==> flow/design.v <==
`timescale 1ns / 1ps
module Contador_Comparador(
	input	clk, rst,
	input enable,
	output reg iguales	
	);
reg [25:0] CuentaCada20ns;
always @ (posedge rst or posedge clk) 
	begin
	  if (rst) CuentaCada20ns <= 0;  
	  else if (iguales) CuentaCada20ns <= 0;
			else if (enable) CuentaCada20ns <= CuentaCada20ns +1;
			else CuentaCada20ns <= CuentaCada20ns;
	end
always @(CuentaCada20ns)
	begin
		if (CuentaCada20ns == 5_000) 
			iguales = 'b1; 
		else iguales = 0;
end
endmodule
`timescale 1ns / 1ps
module Debouncer(
    input Clock,
    input Reset,
    input Switch,
    output reg One_Shot,
	 output reg Sw_Clean
    );
	 parameter [2:0] Ini  = 'b000;
	 parameter [2:0] Shot = 'b001;
	 parameter [2:0] Off1 = 'b011;
	 parameter [2:0] Sw_1 = 'b010;
	 parameter [2:0] Off2 = 'b110;
	 wire Delay_End;
	 reg [2:0] Status;
	 always @ (posedge Reset, posedge Clock)
		begin
			if (Reset)
				Status <= Ini;
			else
				case (Status)
					Ini: if (Switch)
						Status <= Shot;
					else
						Status <= Ini; 
					Shot: Status <= Off1;
					Off1: if (Delay_End)
						Status <= Sw_1;
					else
						Status <= Off1;
					Sw_1: if (~Switch)
						Status <= Off2;
					else
						Status <= Sw_1;
					Off2: if (Delay_End)
						Status <= Ini;
					else
						Status <= Off2;
					default: Status <= Ini;
				endcase
		end
	always @ (Status)
		begin
			case (Status)
				Ini:  begin One_Shot = 'b0; Sw_Clean = 'b0; end
				Shot: begin One_Shot = 'b1; Sw_Clean = 'b0; end
				Off1: begin One_Shot = 'b0; Sw_Clean = 'b1; end
				Sw_1: begin One_Shot = 'b0; Sw_Clean = 'b0; end
				Off2: begin One_Shot = 'b0; Sw_Clean = 'b1; end
				default: begin One_Shot = 'b0; Sw_Clean = 'b0; end
			endcase
		end
	Contador_Comparador CC(.clk(Clock), .rst(Reset), .enable(Switch), .iguales(Delay_End));
endmodule
`timescale 1ns / 1ps
module MaquinaEstados(
	input A,
	input B,
	input clk,
	input reset,
	output reg inc,
	output reg dec
);
parameter espera = 'b0000;
parameter a_0    = 'b0001; 
parameter a_1    = 'b0010; 
parameter b_0    = 'b0011; 
parameter b_1    = 'b0100; 
reg [2:0] estado;
always @ (posedge clk, posedge reset)
begin
	if(reset)
		estado <= 0;
	else
	begin
		case(estado)
		espera:
		begin
			if(A == 1 && B == 0) estado <= a_0;
			else if(B == 1 && A == 0) estado <= b_0;
		end
		a_0:
		begin
			if(B)	estado <= a_1;
		end
		b_0:
		begin
			if(A) estado <= b_1;
		end
		a_1:
		begin
			estado <= espera;
		end
		b_1:
		begin
			estado <= espera;
		end
		default:	estado <= espera;
		endcase
	end
end
always @ (estado)
begin
	case(estado)
	espera:
	begin
		inc = 0;
		dec = 0;
	end
	a_0:
	begin
		inc = 0;
		dec = 0;
	end
	b_0:
	begin
		inc = 0;
		dec = 0;
	end
	a_1:
	begin
		inc = 1;
		dec = 0;
	end
	b_1:
	begin
		inc = 0;
		dec = 1;
	end
	default:
	begin
		inc = 0;
		dec = 0;
	end
	endcase
end
endmodule
`timescale 1ns / 1ps
module SumadorRotary #(parameter [11:0] resetValue = 12'd0)(
	input clk,
	input reset,
	input inc,
	input dec,
	output reg [15:0] result
    );
parameter increase = 15;
	always @ (posedge reset or posedge clk)
		begin
		if(reset) result <= resetValue;
		else if(inc)
		begin
			result <= result+increase;
		end
		else if(dec)
		begin
				result <= result-increase;
		end
		end
endmodule
`timescale 1ns / 1ps
module RotaryEncoders #(parameter [11:0] resetValue = 12'd0)(
	input clk,
	input reset,
	input LeftA,
	input LeftB,
	input RightA,
	input RightB,
	output [15:0] result,
	output [15:0] result2,
	output moved		 
    );
	 wire LeftA_shot;
	 wire LeftB_shot;
	 wire RightA_shot;
	 wire RightB_shot;
	 wire increase;
	 wire decrease;
	 wire [15:0] res;
	 wire increase2;
	 wire decrease2;
	 wire [15:0] res2;
	 Debouncer deb1(.Clock(clk), .Reset(reset), .Switch(LeftA), .Sw_Clean(LeftA_shot));
	 Debouncer deb2(.Clock(clk), .Reset(reset), .Switch(LeftB), .Sw_Clean(LeftB_shot));
	 MaquinaEstados maquina1(.A(LeftA_shot), .B(LeftB_shot), .clk(clk), .reset(reset), .inc(increase), .dec(decrease));
	 SumadorRotary #(resetValue) sumador(.clk(clk), .reset(reset), .inc(increase), .dec(decrease), .result(res));
	 Debouncer deb4(.Clock(clk), .Reset(reset), .Switch(RightA), .Sw_Clean(RightA_shot));
	 Debouncer deb3(.Clock(clk), .Reset(reset), .Switch(RightB), .Sw_Clean(RightB_shot));
	 MaquinaEstados maquina2(.A(RightA_shot), .B(RightB_shot), .clk(clk), .reset(reset), .inc(increase2), .dec(decrease2));
	 SumadorRotary #(resetValue) sumador2(.clk(clk), .reset(reset), .inc(increase2), .dec(decrease2), .result(res2));
	 assign result = res;
	 assign result2 = res2;
	 assign moved = increase | decrease | increase2 | decrease2;
endmodule
`timescale 1ns / 1ps
module clockdiv(
	input wire clk,		 
	input wire clr,		 
	output wire dclk,		 
	output wire segclk	 
	);
reg [16:0] q;
always @(posedge clk or posedge clr)
begin
	if (clr == 1)
		q <= 0;
	else
		q <= q + 1;
end
assign segclk = q[16];
assign dclk = q[0];
endmodule
`timescale 1ns / 1ps
module vga640x480(
	input wire clk,			      
	input wire pix_en,		      
	input wire moved,		      
	input wire clr,	           
	input [15:0] posx,
	input [15:0] posy,
	input [15:0] posx2,
	input [15:0] posy2,
	output wire hsync,		  
	output wire vsync,		 
	output reg[2:0] red,	      
	output reg[2:0] green,    
	output reg[1:0] blue,	    
	output [3:0] score1,
	output [3:0] score2
	);
parameter cursor_width  = 20;
parameter cursor_height = 20;
parameter ball_size = 10;
reg [15:0] ball_x;
reg [15:0] ball_y;
localparam [6:0] cursor_size_player1 = 20;
localparam [6:0] cursor_size_player2 = 20;
reg [3:0] player1_score;
reg [3:0] player2_score;
reg [7:0] player1_color;
reg [7:0] player2_color;
parameter hpixels  = 800;        
parameter vlines   = 521;       
parameter hpulse   = 96; 	    
parameter vpulse   = 2; 	   
parameter hbp      = 144; 	  
parameter hfp      = 784; 	 
parameter vbp      = 31;   
parameter vfp      = 511; 
reg [9:0] hc;
reg [9:0] vc;
always @(posedge clk or posedge clr)
begin
	if (clr == 1)
	begin
		hc <= 0;
		vc <= 0;
	end
	else if (pix_en)
	begin
		if (hc < hpixels - 1)
			hc <= hc + 1;
		else
		begin
			hc <= 0;
			if (vc < vlines - 1)
				vc <= vc + 1;
			else
				vc <= 0;
		end
	end
end
assign hsync = (hc < hpulse) ? 0:1;
assign vsync = (vc < vpulse) ? 0:1;
reg printH_player1;
reg printV_player1;
reg printH_ball;
reg printV_ball;
reg printH_player2;
reg printV_player2;
always @*
begin
	printV_player1 = (vc > vbp + posy && vc < vbp + posy + cursor_size_player1);
	printV_player2 = (vc > vbp + posy2 && vc < vbp + posy2 + cursor_size_player2);
	printV_ball    = (vc > vbp + ball_y && vc < vbp + ball_y + ball_size);
end
always @*
begin
	printH_player1 = (hc > hbp + posx && hc < hbp + posx + cursor_size_player1);
	printH_player2 = (hc > hbp + posx2 && hc < hbp + posx2 + cursor_size_player2);
	printH_ball    = (hc > hbp + ball_x && hc < hbp + ball_x + ball_size);
end
always @ (printH_player1, printV_player1, printH_player2, printV_player2, printH_ball, printV_ball, player1_color, player2_color)
begin
	if(printH_player1 && printV_player1 && printH_ball && printV_ball && printH_player2 && printV_player2)
	begin
		red = 3'b101;
		green = 3'b110;
		blue = 2'b01;
	end
	else if(printH_player1 && printV_player1)
	begin
		red = player1_color[7:5];
		green = player1_color[4:2];
		blue = player1_color[1:0];
	end
	else if(printH_player2 && printV_player2)
	begin
		red = player2_color[7:5];
		green = player2_color[4:2];
		blue = player2_color[1:0];
	end
	else if(printH_ball && printV_ball)
	begin
		red = 3'b001;
		green = 3'b111;
		blue = 2'b01;
	end
	else
	begin
		red = 3'b000;
		green = 3'b000;
		blue = 2'b00;
	end
end
reg [8:0] random;
always @(posedge clk or posedge clr)
begin
	if (clr == 1)
		random <= 0;
	else if (pix_en)
	begin
		if (random == 400)
			random <= 0;
		else
			random <= random + 1'b1;
	end
end
reg moved_q;
always @(posedge clk or posedge clr)
begin
	if (clr == 1)
	begin
		moved_q <= 0;
		ball_x <= 300;
		ball_y <= 300;
		player1_score <= 0;
		player2_score <= 0;
		player1_color <= 8'b11100110;
		player2_color <= 8'b00101011;
	end
	else
	begin
		moved_q <= moved;
		if (moved_q)
		begin
			if((ball_x >= posx && ball_x <= posx + cursor_size_player1) && (ball_y >= posy && ball_y <= posy + cursor_size_player1))
			begin
				ball_x <= random[8:0] ;
				ball_y <= random[8:0] ;
				player1_score <= player1_score + 1;
				player1_color <= player1_color+1;
			end
			else if((ball_x >= posx2 && ball_x <= posx2 + cursor_size_player2) && (ball_y >= posy2 && ball_y <= posy2 + cursor_size_player2))
			begin
				ball_x <= random[8:0] ;
				ball_y <= random[8:0] ;
				player2_score <= player2_score + 1;
				player2_color <= player2_color+1;
			end
		end
	end
end
assign score1 = player1_score;
assign score2 = player2_score;
endmodule
`timescale 1ns / 1ps
module nCounter #(parameter integer limit=2, parameter busSize = 4)(
    input clk, enable, rst,
    output reg [busSize-1:0] count,
	 output reg overflow
    );
	 always @ (posedge rst, posedge clk)
	 begin
		if(rst)
		begin
			count<='b0;
			overflow <= 0;
		end
		else
		begin
		overflow <= 0;
		if(count == limit)  
			begin
				count<='b0;
				overflow <= 1;
			end
		else if(enable)
			count<=count+'b1;
		end
	 end
endmodule
`timescale 1ns / 1ps
module Timer #(parameter busSize = 26, parameter binTime = 50_000_000)(
    input clk, enable, rst,
    output reg toggle
    );
	 reg [busSize-1:0] localCount;
	 reg [busSize-1:0] limit;
	always @ (posedge rst, posedge clk) 
	begin
		if (rst) begin localCount <= 0; limit <= binTime; end
		else if (toggle) localCount <= 0;
		else if (enable) localCount <= localCount +1;
	end
	always @ (limit, localCount) 
	begin
		if (localCount == limit) toggle = 'b1; 
		else toggle = 'b0;
	end
endmodule
`timescale 1ns / 1ps
module Mux4_4(
    input [3:0] numA,
	 input [3:0] numB,
	 input [3:0] numC,
	 input [3:0] numD,
    input [1:0] sw,
    output [3:0] out
    );
	 assign out = (sw[0] == 1) ? (sw[1] == 1 ? numD : numB) : (sw[1] == 1 ? numC : numA);
endmodule
`timescale 1ns / 1ps
module bin_to_hex(
    input w,
    input x,
    input y,
    input z,
    output [6:0] num
    );
		assign num[6]= (~w&~x&~y&z)| (~w&x&~y&~z)| (w&x&~y&z)| (w&~x&y&z);
		assign num[5]= (w&x&y&z)| (w&x&y&~z)| (w&x&~y&~z)| (w&~x&y&z)|(~w&x&y&~z)|(~w&x&~y&z);
		assign num[4]= (~w&~x&y&~z)| (w&x&~y&~z)| (w&x&y);
		assign num[3]= (x&y&z)| (~x&~y&z)| (w&~x&y&~z)| (~w&x&~y&~z);
		assign num[2]= (~w&z)| (~x&~y&z)| (~w&x&~y);
		assign num[1] = (~w&~x&~y&z)| (~w&~x&y&z)| (~w&~x&y&~z)| (~w&x&y&z)| (w&x&~y&z);
		assign num[0]= (~w&~x&~y)| (~w&x&y&z)| (w&x&~y&~z);
endmodule
`timescale 1ns / 1ps
module Display(
	 input clk,
	 input rst,
	 input [3:0]A, 
	 input [3:0]B, 
	 input [3:0]C, 
	 input [3:0]D,
    output [6:0] numOut,
    output [3:0] transistor
    );
	 wire tggl;
	 wire [1:0] switcher;
	 wire [3:0] currentNumber;
	 Timer #(22, 250_000) dispTimer(.clk(clk), .enable(1'b1), .rst(rst), .toggle(tggl));  
	 nCounter #(4, 2) switch(.clk(clk),.count(switcher), .enable(tggl), .rst(rst), .overflow());  
	 Mux4_4 numbers(.sw(switcher), .numA(D), .numB(C), .numC(B), .numD(A), .out(currentNumber));
	 Mux4_4 oneCold(.sw(switcher), .numA(4'b0111), .numB(4'b1011), .numC(4'b1101), .numD(4'b1110), .out(transistor));
	 bin_to_hex converter(.w(currentNumber[3]),.x(currentNumber[2]),.y(currentNumber[1]),.z(currentNumber[0]), .num(numOut));	 
endmodule
`timescale 1ns / 1ps
module SuperBallPickupMasterRotaryChampionDeluxe5(
	input LeftA,
	input LeftB,
	input RightA,
	input RightB,
	input LeftA2,
	input LeftB2,
	input RightA2,
	input RightB2,
	input wire clk,			 
	input wire reset,			 
	output wire [6:0] seg,	 
	output wire [3:0] an,	 
	output wire dp,			 
	output wire [2:0] red,	 
	output wire [2:0] green, 
	output wire [1:0] blue,	 
	output wire hsync,		 
	output wire vsync,			 
	output resetOut
	);
wire segclk;
wire dclk;
assign dp = 1;
wire [15:0] posx;
wire [15:0] posy;
wire [15:0] posx2;
wire [15:0] posy2;
wire moved1;
wire moved2;
RotaryEncoders #(12'd100) rot(.clk(clk),.reset(reset), .LeftA(LeftA),.LeftB(LeftB),.RightA(RightA),.RightB(RightB),.result(posx),.result2(posy),.moved(moved1));
RotaryEncoders #(12'd400) rot2(.clk(clk),.reset(reset), .LeftA(LeftA2),.LeftB(LeftB2),.RightA(RightA2),.RightB(RightB2),.result(posx2),.result2(posy2),.moved(moved2));
clockdiv U1(.clk(clk),.clr(reset),.segclk(segclk),.dclk(dclk));
wire [3:0] score1;
wire [3:0] score2;
vga640x480 U3(.clk(clk),.pix_en(~dclk),.moved(moved1 | moved2),.clr(reset),.hsync(hsync),.vsync(vsync), .posx(posx), .posy(posy),  .posx2(posx2), .posy2(posy2), .red(red),.green(green),.blue(blue),.score1(score1),.score2(score2));
Display outputDisp(.clk(clk),.rst(reset),.A(4'b0001),.B(score1),.C(4'b0010),.D(score2),.numOut(seg),.transistor(an));
assign resetOut = reset;
endmodule
Reports on SuperBallPickupMasterRotaryChampionDeluxe5:

Tool output for the design above before and after an edit, in the order of the flow.
Lines under "unedited" count in the file above, lines under "edited" in the edited file.
"difference": "edited" minus "unedited" as printed here.
Library cell names are shortened.
Not given: -

* design top: SuperBallPickupMasterRotaryChampionDeluxe5
* clock: clk
* standard-cell library: sky130hd
* corner: tt_025C_1v80

The edit:

The edit as a unified diff against the file above.
This change comes from a script, not from a designer. The edited design behaves differently; no optimisation was intended.

```diff
@@ -210,5 +210,7 @@
 	 SumadorRotary #(resetValue) sumador2(.clk(clk), .reset(reset), .inc(increase2), .dec(decrease2), .result(res2));
 	 assign result = res;
-	 assign result2 = res2;
+	 reg [15:0] result2_d1;
+	 always @(posedge clk) result2_d1 <= res2;
+	 assign result2 = result2_d1;
 	 assign moved = increase | decrease | increase2 | decrease2;
 endmodule
```

After elaboration:

Source: Yosys, flattened and elaborated, memories not mapped. Widths are those after wreduce. Registers that Yosys merges into a memory's read port (data or address) are not register bits. Print and check cells do not count.

Word-level totals
* bits in latches: unedited 0, edited 0, difference 0
* output and inout port bits: unedited 23, edited 23, difference 0
* input bits: unedited 10, edited 10, difference 0
* memory bits (writable): unedited 0, edited 0, difference 0
* register bits: unedited 419, edited 451, difference +32
* clocked read ports x word width: unedited 0, edited 0, difference 0
* cells after elaboration: unedited 447, edited 449, difference +2
* bits in read-only memories: unedited 0, edited 0, difference 0
* memories kept: unedited 0, edited 0, difference 0

Cells by class
* $mul: unedited 0, edited 0, difference 0
* reductions and logical operators: unedited 68, edited 68, difference 0
* $lt $le $gt $ge: unedited 24, edited 24, difference 0
* div/mod/pow operators: unedited 0, edited 0, difference 0
* add/sub/neg operators: unedited 42, edited 42, difference 0
* equality and inequality tests: unedited 70, edited 70, difference 0
* shifts and indexed selects: unedited 0, edited 0, difference 0
* bitwise gates (word level): unedited 72, edited 72, difference 0
* muxes and demuxes: unedited 135, edited 135, difference 0

Operators by type and width
* 1-bit two-way mux: unedited 45, edited 45, difference 0
* 3-bit two-way mux: unedited 40, edited 40, difference 0
* 1-bit AND: unedited 29, edited 29, difference 0
* 1-bit bitwise OR: unedited 28, edited 28, difference 0
* 1-bit logical AND: unedited 27, edited 27, difference 0
* 3-bit by 2-bit == test with 1-bit output (second input constant): unedited 24, edited 24, difference 0
* 26-bit two-way mux: unedited 16, edited 16, difference 0
* 1-bit inverter: unedited 15, edited 15, difference 0
* 2-bit nonzero test: unedited 13, edited 13, difference 0
* 3-bit by 1-bit == test with 1-bit output (second input constant): unedited 12, edited 12, difference 0
* 3-bit == test (second input constant): unedited 12, edited 12, difference 0
* 3-bit logical NOT: unedited 12, edited 12, difference 0
* 16-bit two-way mux: unedited 10, edited 10, difference 0
* 26-bit by 1-bit adder with 26-bit output (second input constant): unedited 8, edited 8, difference 0
* 26-bit by 13-bit == test with 1-bit output (second input constant): unedited 8, edited 8, difference 0
* 2-bit by 1-bit != test with 1-bit output (second input constant): unedited 8, edited 8, difference 0
* 3-bit parallel mux with 5-bit select: unedited 8, edited 8, difference 0
* 2-bit OR reduction: unedited 8, edited 8, difference 0
* 10-bit by 32-bit greater-than comparator with 1-bit output: unedited 6, edited 6, difference 0
* 10-bit by 32-bit < comparator with 1-bit output: unedited 6, edited 6, difference 0
* 3-bit AND reduction: unedited 5, edited 5, difference 0
* 16-bit by 4-bit adder with 16-bit output (second input constant): unedited 4, edited 4, difference 0
* 16-bit by 5-bit adder with 16-bit output (second input constant): unedited 4, edited 4, difference 0
* 32-bit by 5-bit adder with 32-bit output (second input constant): unedited 4, edited 4, difference 0
* 16-bit >= comparator: unedited 4, edited 4, difference 0
* 16-bit <= comparator: unedited 4, edited 4, difference 0
* 2-bit two-way mux: unedited 4, edited 4, difference 0
* 4-bit two-way mux: unedited 4, edited 4, difference 0

Not every row of either side is listed.

Logic depth:

Yosys ltp: most cells in a row. Word level: on the elaborated netlist, between registers, memories and ports. Mapped: between sequential cells and ports; inverters and the memories' decode and read muxes count.

Depth
* depth in word-level cells: unedited 10, edited 10, difference 0
* ABC_AREA: unedited 0, edited 0
* mapped depth: unedited 19, edited 19, difference 0
* gate-level depth less buffers: unedited 18, edited 17, difference -1

Synthesis result:

Yosys stat after the flow's synthesis: flattened, memories mapped to cells. It holds for the ABC_AREA given above (unset counts as 0); a run with the other value may have another netlist.

Cell types
* dfxtp_1: unedited 0, edited 32, difference +32
* nor2_1: unedited 247, edited 270, difference +23
* clkbuf_1: unedited 71, edited 49, difference -22
* and3_1: unedited 77, edited 59, difference -18
* a211oi_1: unedited 15, edited 28, difference +13
* o21ai_0: unedited 149, edited 137, difference -12
* nor3_1: unedited 66, edited 78, difference +12
* buf_2: unedited 1, edited 13, difference +12
* o211ai_1: unedited 4, edited 15, difference +11
* inv_1: unedited 179, edited 187, difference +8
* o21a_1: unedited 16, edited 24, difference +8
* nand2b_1: unedited 33, edited 26, difference -7
* a22o_1: unedited 23, edited 16, difference -7
* nand2_1: unedited 260, edited 254, difference -6
* nor3b_1: unedited 4, edited 10, difference +6
* o41ai_1: unedited 1, edited 7, difference +6
* o22ai_1: unedited 15, edited 20, difference +5
* a2111oi_0: unedited 13, edited 8, difference -5

Not every row of either side is listed.

Synthesis totals
* synthesis area (um^2): unedited 28543.6, edited 29320.6, difference +777.0
* area of sequential cells (um^2): unedited 10556.4, edited 11197.0, difference +640.6
* mapped flip-flops: unedited 420, edited 452, difference +32
* cells in the netlist: unedited 3086, edited 3147, difference +61
* buffers: unedited 78, edited 72, difference -6

By module: a second synthesis without flattening, with its own total; a netlist apart from the flattened one above.

Unflattened totals
* cells (unflattened synthesis): unedited 3295, edited 3252, difference -43
* area (unflattened synthesis) (um^2): unedited 31630.3, edited 31808.0, difference +177.7

Each row is one instance without its submodules.

By module, unedited
* vga640x480: area 10829.1 um^2, cells 1320, times used 1, seq. area 1592.8 um^2
* Contador_Comparador: area 1345.0 um^2, cells 122, times used 8, seq. area 650.6 um^2
* SumadorRotary #(resetValue=100): area 1320.0 um^2, cells 147, times used 2, seq. area 404.1 um^2
* SumadorRotary #(resetValue=400): area 1320.0 um^2, cells 147, times used 2, seq. area 404.1 um^2
* Debouncer: area 185.2 um^2, cells 14, times used 8, seq. area 126.4 um^2
* Timer: area 1117.3 um^2, cells 108, times used 1, seq. area 550.5 um^2
* MaquinaEstados: area 202.7 um^2, cells 17, times used 4, seq. area 126.4 um^2
* clockdiv: area 764.5 um^2, cells 63, times used 1, seq. area 425.4 um^2
* bin_to_hex: area 235.2 um^2, cells 34, times used 1, seq. area 0.0 um^2
* Mux4_4: area 105.1 um^2, cells 4, times used 2, seq. area 0.0 um^2
* nCounter: area 86.3 um^2, cells 8, times used 1, seq. area 50.0 um^2
* SuperBallPickupMasterRotaryChampionDeluxe5: area 32.5 um^2, cells 6, times used 1, seq. area 0.0 um^2
* RotaryEncoders #(resetValue=100): area 7.5 um^2, cells 1, times used 1, seq. area 0.0 um^2
* RotaryEncoders #(resetValue=400): area 7.5 um^2, cells 1, times used 1, seq. area 0.0 um^2
* Display: area 7.5 um^2, cells 2, times used 1, seq. area 0.0 um^2

By module, edited
* Contador_Comparador: area 1345.0 um^2, cells 122, times used 8, seq. area 650.6 um^2
* vga640x480: area 10366.2 um^2, cells 1245, times used 1, seq. area 1592.8 um^2
* SumadorRotary #(resetValue=100): area 1320.0 um^2, cells 147, times used 2, seq. area 404.1 um^2
* SumadorRotary #(resetValue=400): area 1320.0 um^2, cells 147, times used 2, seq. area 404.1 um^2
* Debouncer: area 185.2 um^2, cells 14, times used 8, seq. area 126.4 um^2
* Timer: area 1117.3 um^2, cells 108, times used 1, seq. area 550.5 um^2
* MaquinaEstados: area 202.7 um^2, cells 17, times used 4, seq. area 126.4 um^2
* clockdiv: area 764.5 um^2, cells 63, times used 1, seq. area 425.4 um^2
* RotaryEncoders #(resetValue=100): area 327.8 um^2, cells 17, times used 1, seq. area 320.3 um^2
* RotaryEncoders #(resetValue=400): area 327.8 um^2, cells 17, times used 1, seq. area 320.3 um^2
* bin_to_hex: area 235.2 um^2, cells 34, times used 1, seq. area 0.0 um^2
* Mux4_4: area 105.1 um^2, cells 4, times used 2, seq. area 0.0 um^2
* nCounter: area 86.3 um^2, cells 8, times used 1, seq. area 50.0 um^2
* SuperBallPickupMasterRotaryChampionDeluxe5: area 32.5 um^2, cells 6, times used 1, seq. area 0.0 um^2
* Display: area 7.5 um^2, cells 2, times used 1, seq. area 0.0 um^2

Timing after synthesis:

OpenSTA on the mapped netlist: ideal clock, no wires. The path of least setup slack (recovery checks aside). Input and output delay are each 20% of the period. Register names are those of the netlist, which keeps one name where synthesis merged equal registers.

Path after synthesis
* kind: unedited input-to-output, edited reg-to-output
* start point: unedited input port reset, edited register U3.ball_x[2]
* end point: unedited output port resetOut, edited output port blue[0]
* period (ns): unedited 20.0, edited 20.0, difference 0.0
* buffers on the path: unedited 1, edited 0, difference -1
* external input delay (ns): unedited 4.000
* data required time (ns): unedited 16.000, edited 16.000, difference 0.000
* path slack (ns): unedited 11.881, edited 11.825, difference -0.056
* delay of the path (ns): unedited 0.119, edited 4.175, difference +4.056
* stages on the path: unedited 1, edited 16, difference +15
* data arrival time (ns): unedited 4.119, edited 4.175, difference +0.056
* launch time at the first pin (ns): unedited 4.000, edited 0.000, difference -4.000
* output delay (ns): unedited 4.000, edited 4.000, difference 0.000
* period reached after synthesis (ns): unedited 8.119, edited 8.175, difference +0.056

"delay of the path" is the arrival time less input delay plus setup time.
A path that ends at an output port has no setup time.
"stages on the path" counts driving pins, that of a launching flip-flop among them; a cell with two outputs on the path counts twice.
"period reached after synthesis" is the clock period less the worst setup slack; recovery checks do not enter. This is arithmetic on one report: input and output delays are still those of the set period (20% each).
The rows between start and end are the longest chain of elaborated cells between them; the timing report does not say that the signal goes this way. Where chains are equally long, one stands for them.
A line is the first line of the expression or statement that the cell stems from. Yosys adds cells for indexed reads and writes and turns some case tables into memories.
A register here has more assigning lines than the two given.

On the way, after synthesis, unedited:
* path through: buf_4
* length of the longest elaborated chain: 0
* elaborated cells on any way between the ends: 0
* RTL lines with such cells: 0

RTL lines, path after synthesis, unedited
* start: declaration: line 500 `input wire reset,`
* end: declaration: line 509 `output resetOut`

On the way, after synthesis, edited:
* path through: dfstp_2 > inv_1 > ha_1 > a21boi_0 > nand3_1 > xnor2_1 > or3_1 > nor3_1 > xor2_1 > ha_1 > a21oi_1 > o221ai_1 > or4_1 > or4_1 > nor3b_1 > a221o_1
* length of the longest elaborated chain: 9
* elaborated cells on any way between the ends: 19
* RTL lines with such cells: 6
* those cells by class: add/sub: 4; compare: 4; mux: 4; reduce/logical: 7

RTL lines, path after synthesis, edited
* start: declaration: line 256 `reg [15:0] ball_x;`
* start: assignment: line 381 `ball_x <= random[8:0] ;`
* start: assignment: line 388 `ball_x <= random[8:0] ;`
* 8-bit by 16-bit adder with 17-bit output: line 313 `printH_ball = (hc > hbp + ball_x && hc < hbp + ball_x + ball_size);`
* 32-bit by 4-bit adder with 32-bit output: line 313
* 10-bit by 32-bit < comparator with 1-bit output: line 313
* 1-bit logical AND: line 313
* 1-bit logical AND: line 335 `else if(printH_ball && printV_ball)`
* 1-bit two-way mux: line 335
* 2-bit two-way mux: line 329 `else if(printH_player2 && printV_player2)`
* 2-bit two-way mux: line 323 `else if(printH_player1 && printV_player1)`
* 2-bit two-way mux: line 317 `if(printH_player1 && printV_player1 && printH_ball && printV_ball && printH_player2 && printV_player2)`
* end: declaration: line 508 `output wire [1:0] blue,`

Timing after layout:

From the final timing report of the runs of pair 1: the path of least setup slack in the routed layout; clock arrival at registers is part of the times.

Path post-layout
* kind: unedited reg-to-output, edited reg-to-output
* start point: unedited register rot.sumador2.result[2], edited register U3.ball_x[2]
* end point: unedited output port blue[0], edited output port blue[0]
* stages on the path: unedited 17, edited 17, difference 0
* buffers on the path: unedited 1, edited 1, difference 0
* data arrival time (ns): unedited 5.78, edited 5.94, difference +0.16
* output delay (ns): unedited 2.02, edited 2.02, difference 0.00
* period (ns): unedited 10.1, edited 10.1, difference 0.0
* launch time at the first pin (ns): unedited 0.59, edited 0.59, difference 0.00
* data required time (ns): unedited 8.08, edited 8.08, difference 0.00
* path slack (ns): unedited 2.30, edited 2.14, difference -0.16

The rows between start and end are the longest chain of elaborated cells between them; the timing report does not say that the signal goes this way. Where chains are equally long, one stands for them.
A register here has more assigning lines than the two given.

On the way, post-layout, unedited:
* path through: dfstp_2 > inv_1 > ha_1 > nand2b_1 > a21oi_1 > xnor2_1 > ha_1 > nand4_1 > nor3_1 > a2111oi_0 > nand4_1 > or4b_1 > nor4_1 > nand3_1 > mux2_2 > a211o_1 > clkdlybuf4s50_1
* length of the longest elaborated chain: 10
* elaborated cells on any way between the ends: 12
* those cells by class: add/sub: 2; compare: 2; mux: 2; reduce/logical: 6

RTL lines, path post-layout, unedited
* start: declaration: line 165 `output reg [15:0] result`
* start: assignment: line 170 `if(reset) result <= resetValue;`
* start: assignment: line 173 `result <= result+increase;`
* 5-bit by 16-bit adder with 17-bit output: line 303 `printV_player1 = (vc > vbp + posy && vc < vbp + posy + cursor_size_player1);`
* 32-bit by 5-bit adder with 32-bit output: line 303
* 10-bit by 32-bit < comparator with 1-bit output: line 303
* 1-bit logical AND: line 303
* 1-bit logical AND x5: line 315 `if(printH_player1 && printV_player1 && printH_ball && printV_ball && printH_player2 && printV_player2)`
* 2-bit two-way mux: line 315
* end: declaration: line 506 `output wire [1:0] blue,`

On the way, post-layout, edited:
* path through: dfstp_2 > inv_1 > ha_1 > a21boi_0 > nand3_1 > xnor2_1 > or3_1 > nor3_1 > xor2_1 > ha_1 > a21oi_1 > o221ai_1 > or4_1 > or4_1 > nor3b_1 > a221o_1 > clkdlybuf4s50_1
* length of the longest elaborated chain: 9
* elaborated cells on any way between the ends: 19
* RTL lines with such cells: 6
* those cells by class: add/sub: 4; compare: 4; mux: 4; reduce/logical: 7

RTL lines, path post-layout, edited
* start: declaration: line 256 `reg [15:0] ball_x;`
* start: assignment: line 381 `ball_x <= random[8:0] ;`
* start: assignment: line 388 `ball_x <= random[8:0] ;`
* 8-bit by 16-bit adder with 17-bit output: line 313 `printH_ball = (hc > hbp + ball_x && hc < hbp + ball_x + ball_size);`
* 32-bit by 4-bit adder with 32-bit output: line 313
* 10-bit by 32-bit < comparator with 1-bit output: line 313
* 1-bit logical AND: line 313
* 1-bit logical AND: line 335 `else if(printH_ball && printV_ball)`
* 1-bit two-way mux: line 335
* 2-bit two-way mux: line 329 `else if(printH_player2 && printV_player2)`
* 2-bit two-way mux: line 323 `else if(printH_player1 && printV_player1)`
* 2-bit two-way mux: line 317 `if(printH_player1 && printV_player1 && printH_ball && printV_ball && printH_player2 && printV_player2)`
* end: declaration: line 508 `output wire [1:0] blue,`

Measured runs:

Both versions went through the flow (Yosys, OpenROAD) with the same settings in each pair. Constraints: input delay and output delay 20% of the set period each, output load 0.01 pF.

Flow settings, pair 1:
* period_ns: 10.1
* CAP_MARGIN: 20
* CORE_MARGIN: 2
* CORE_UTILIZATION: 40
* SLEW_MARGIN: 20

Results, pair 1
* smallest hold slack (ns): unedited 0.426, edited 0.396, difference -0.030
* post-route setup TNS (ns): unedited 0.000, edited 0.000, difference 0.000
* setup slack of the worst path (ns): unedited 2.301, edited 2.141, difference -0.160
* power (W): unedited 0.004127, edited 0.004475, difference +0.000348
* post-layout utilization: unedited 0.45, edited 0.449, difference -0.001
* standard-cell area of the final layout (um^2): unedited 31654.1, edited 32615.0, difference +960.9
* period reached (ns): unedited 7.799, edited 7.959, difference +0.160
* cell area after synthesis (um^2): unedited 28543.6, edited 29320.6, difference +777.0
* die footprint (um^2): unedited 73511.5, edited 75482.1, difference +1970.6

Flow settings, pair 2:
* CAP_MARGIN: 30
* CORE_ASPECT_RATIO: 1.27
* CORE_MARGIN: 5
* CORE_UTILIZATION: 67
* CTS_CLUSTER_DIAMETER: 170
* GPL_TIMING_DRIVEN: 1
* MIN_ROUTING_LAYER: met1
* SLEW_MARGIN: 40
* TNS_END_PERCENT: 60
* period_ns: 8.9

Results, pair 2
* smallest hold slack (ns): unedited 0.430, edited 0.403, difference -0.027
* post-route setup TNS (ns): unedited 0.000, edited 0.000, difference 0.000
* setup slack of the worst path (ns): unedited 1.581, edited 0.964, difference -0.617
* power (W): unedited 0.004498, edited 0.004617, difference +0.000119
* post-layout utilization: unedited 0.731, edited 0.733, difference +0.002
* standard-cell area of the final layout (um^2): unedited 30957.2, edited 31765.5, difference +808.3
* period reached (ns): unedited 7.319, edited 7.936, difference +0.617
* cell area after synthesis (um^2): unedited 28543.6, edited 29320.6, difference +777.0
* die footprint (um^2): unedited 46860.4, edited 48076.1, difference +1215.7

By "period reached" is meant the clock period of the run minus its worst setup slack. This is arithmetic on one report: input and output delays are still those of the set period (20% each).
"power": no workload was simulated; the value follows from the tool's default switching activity.
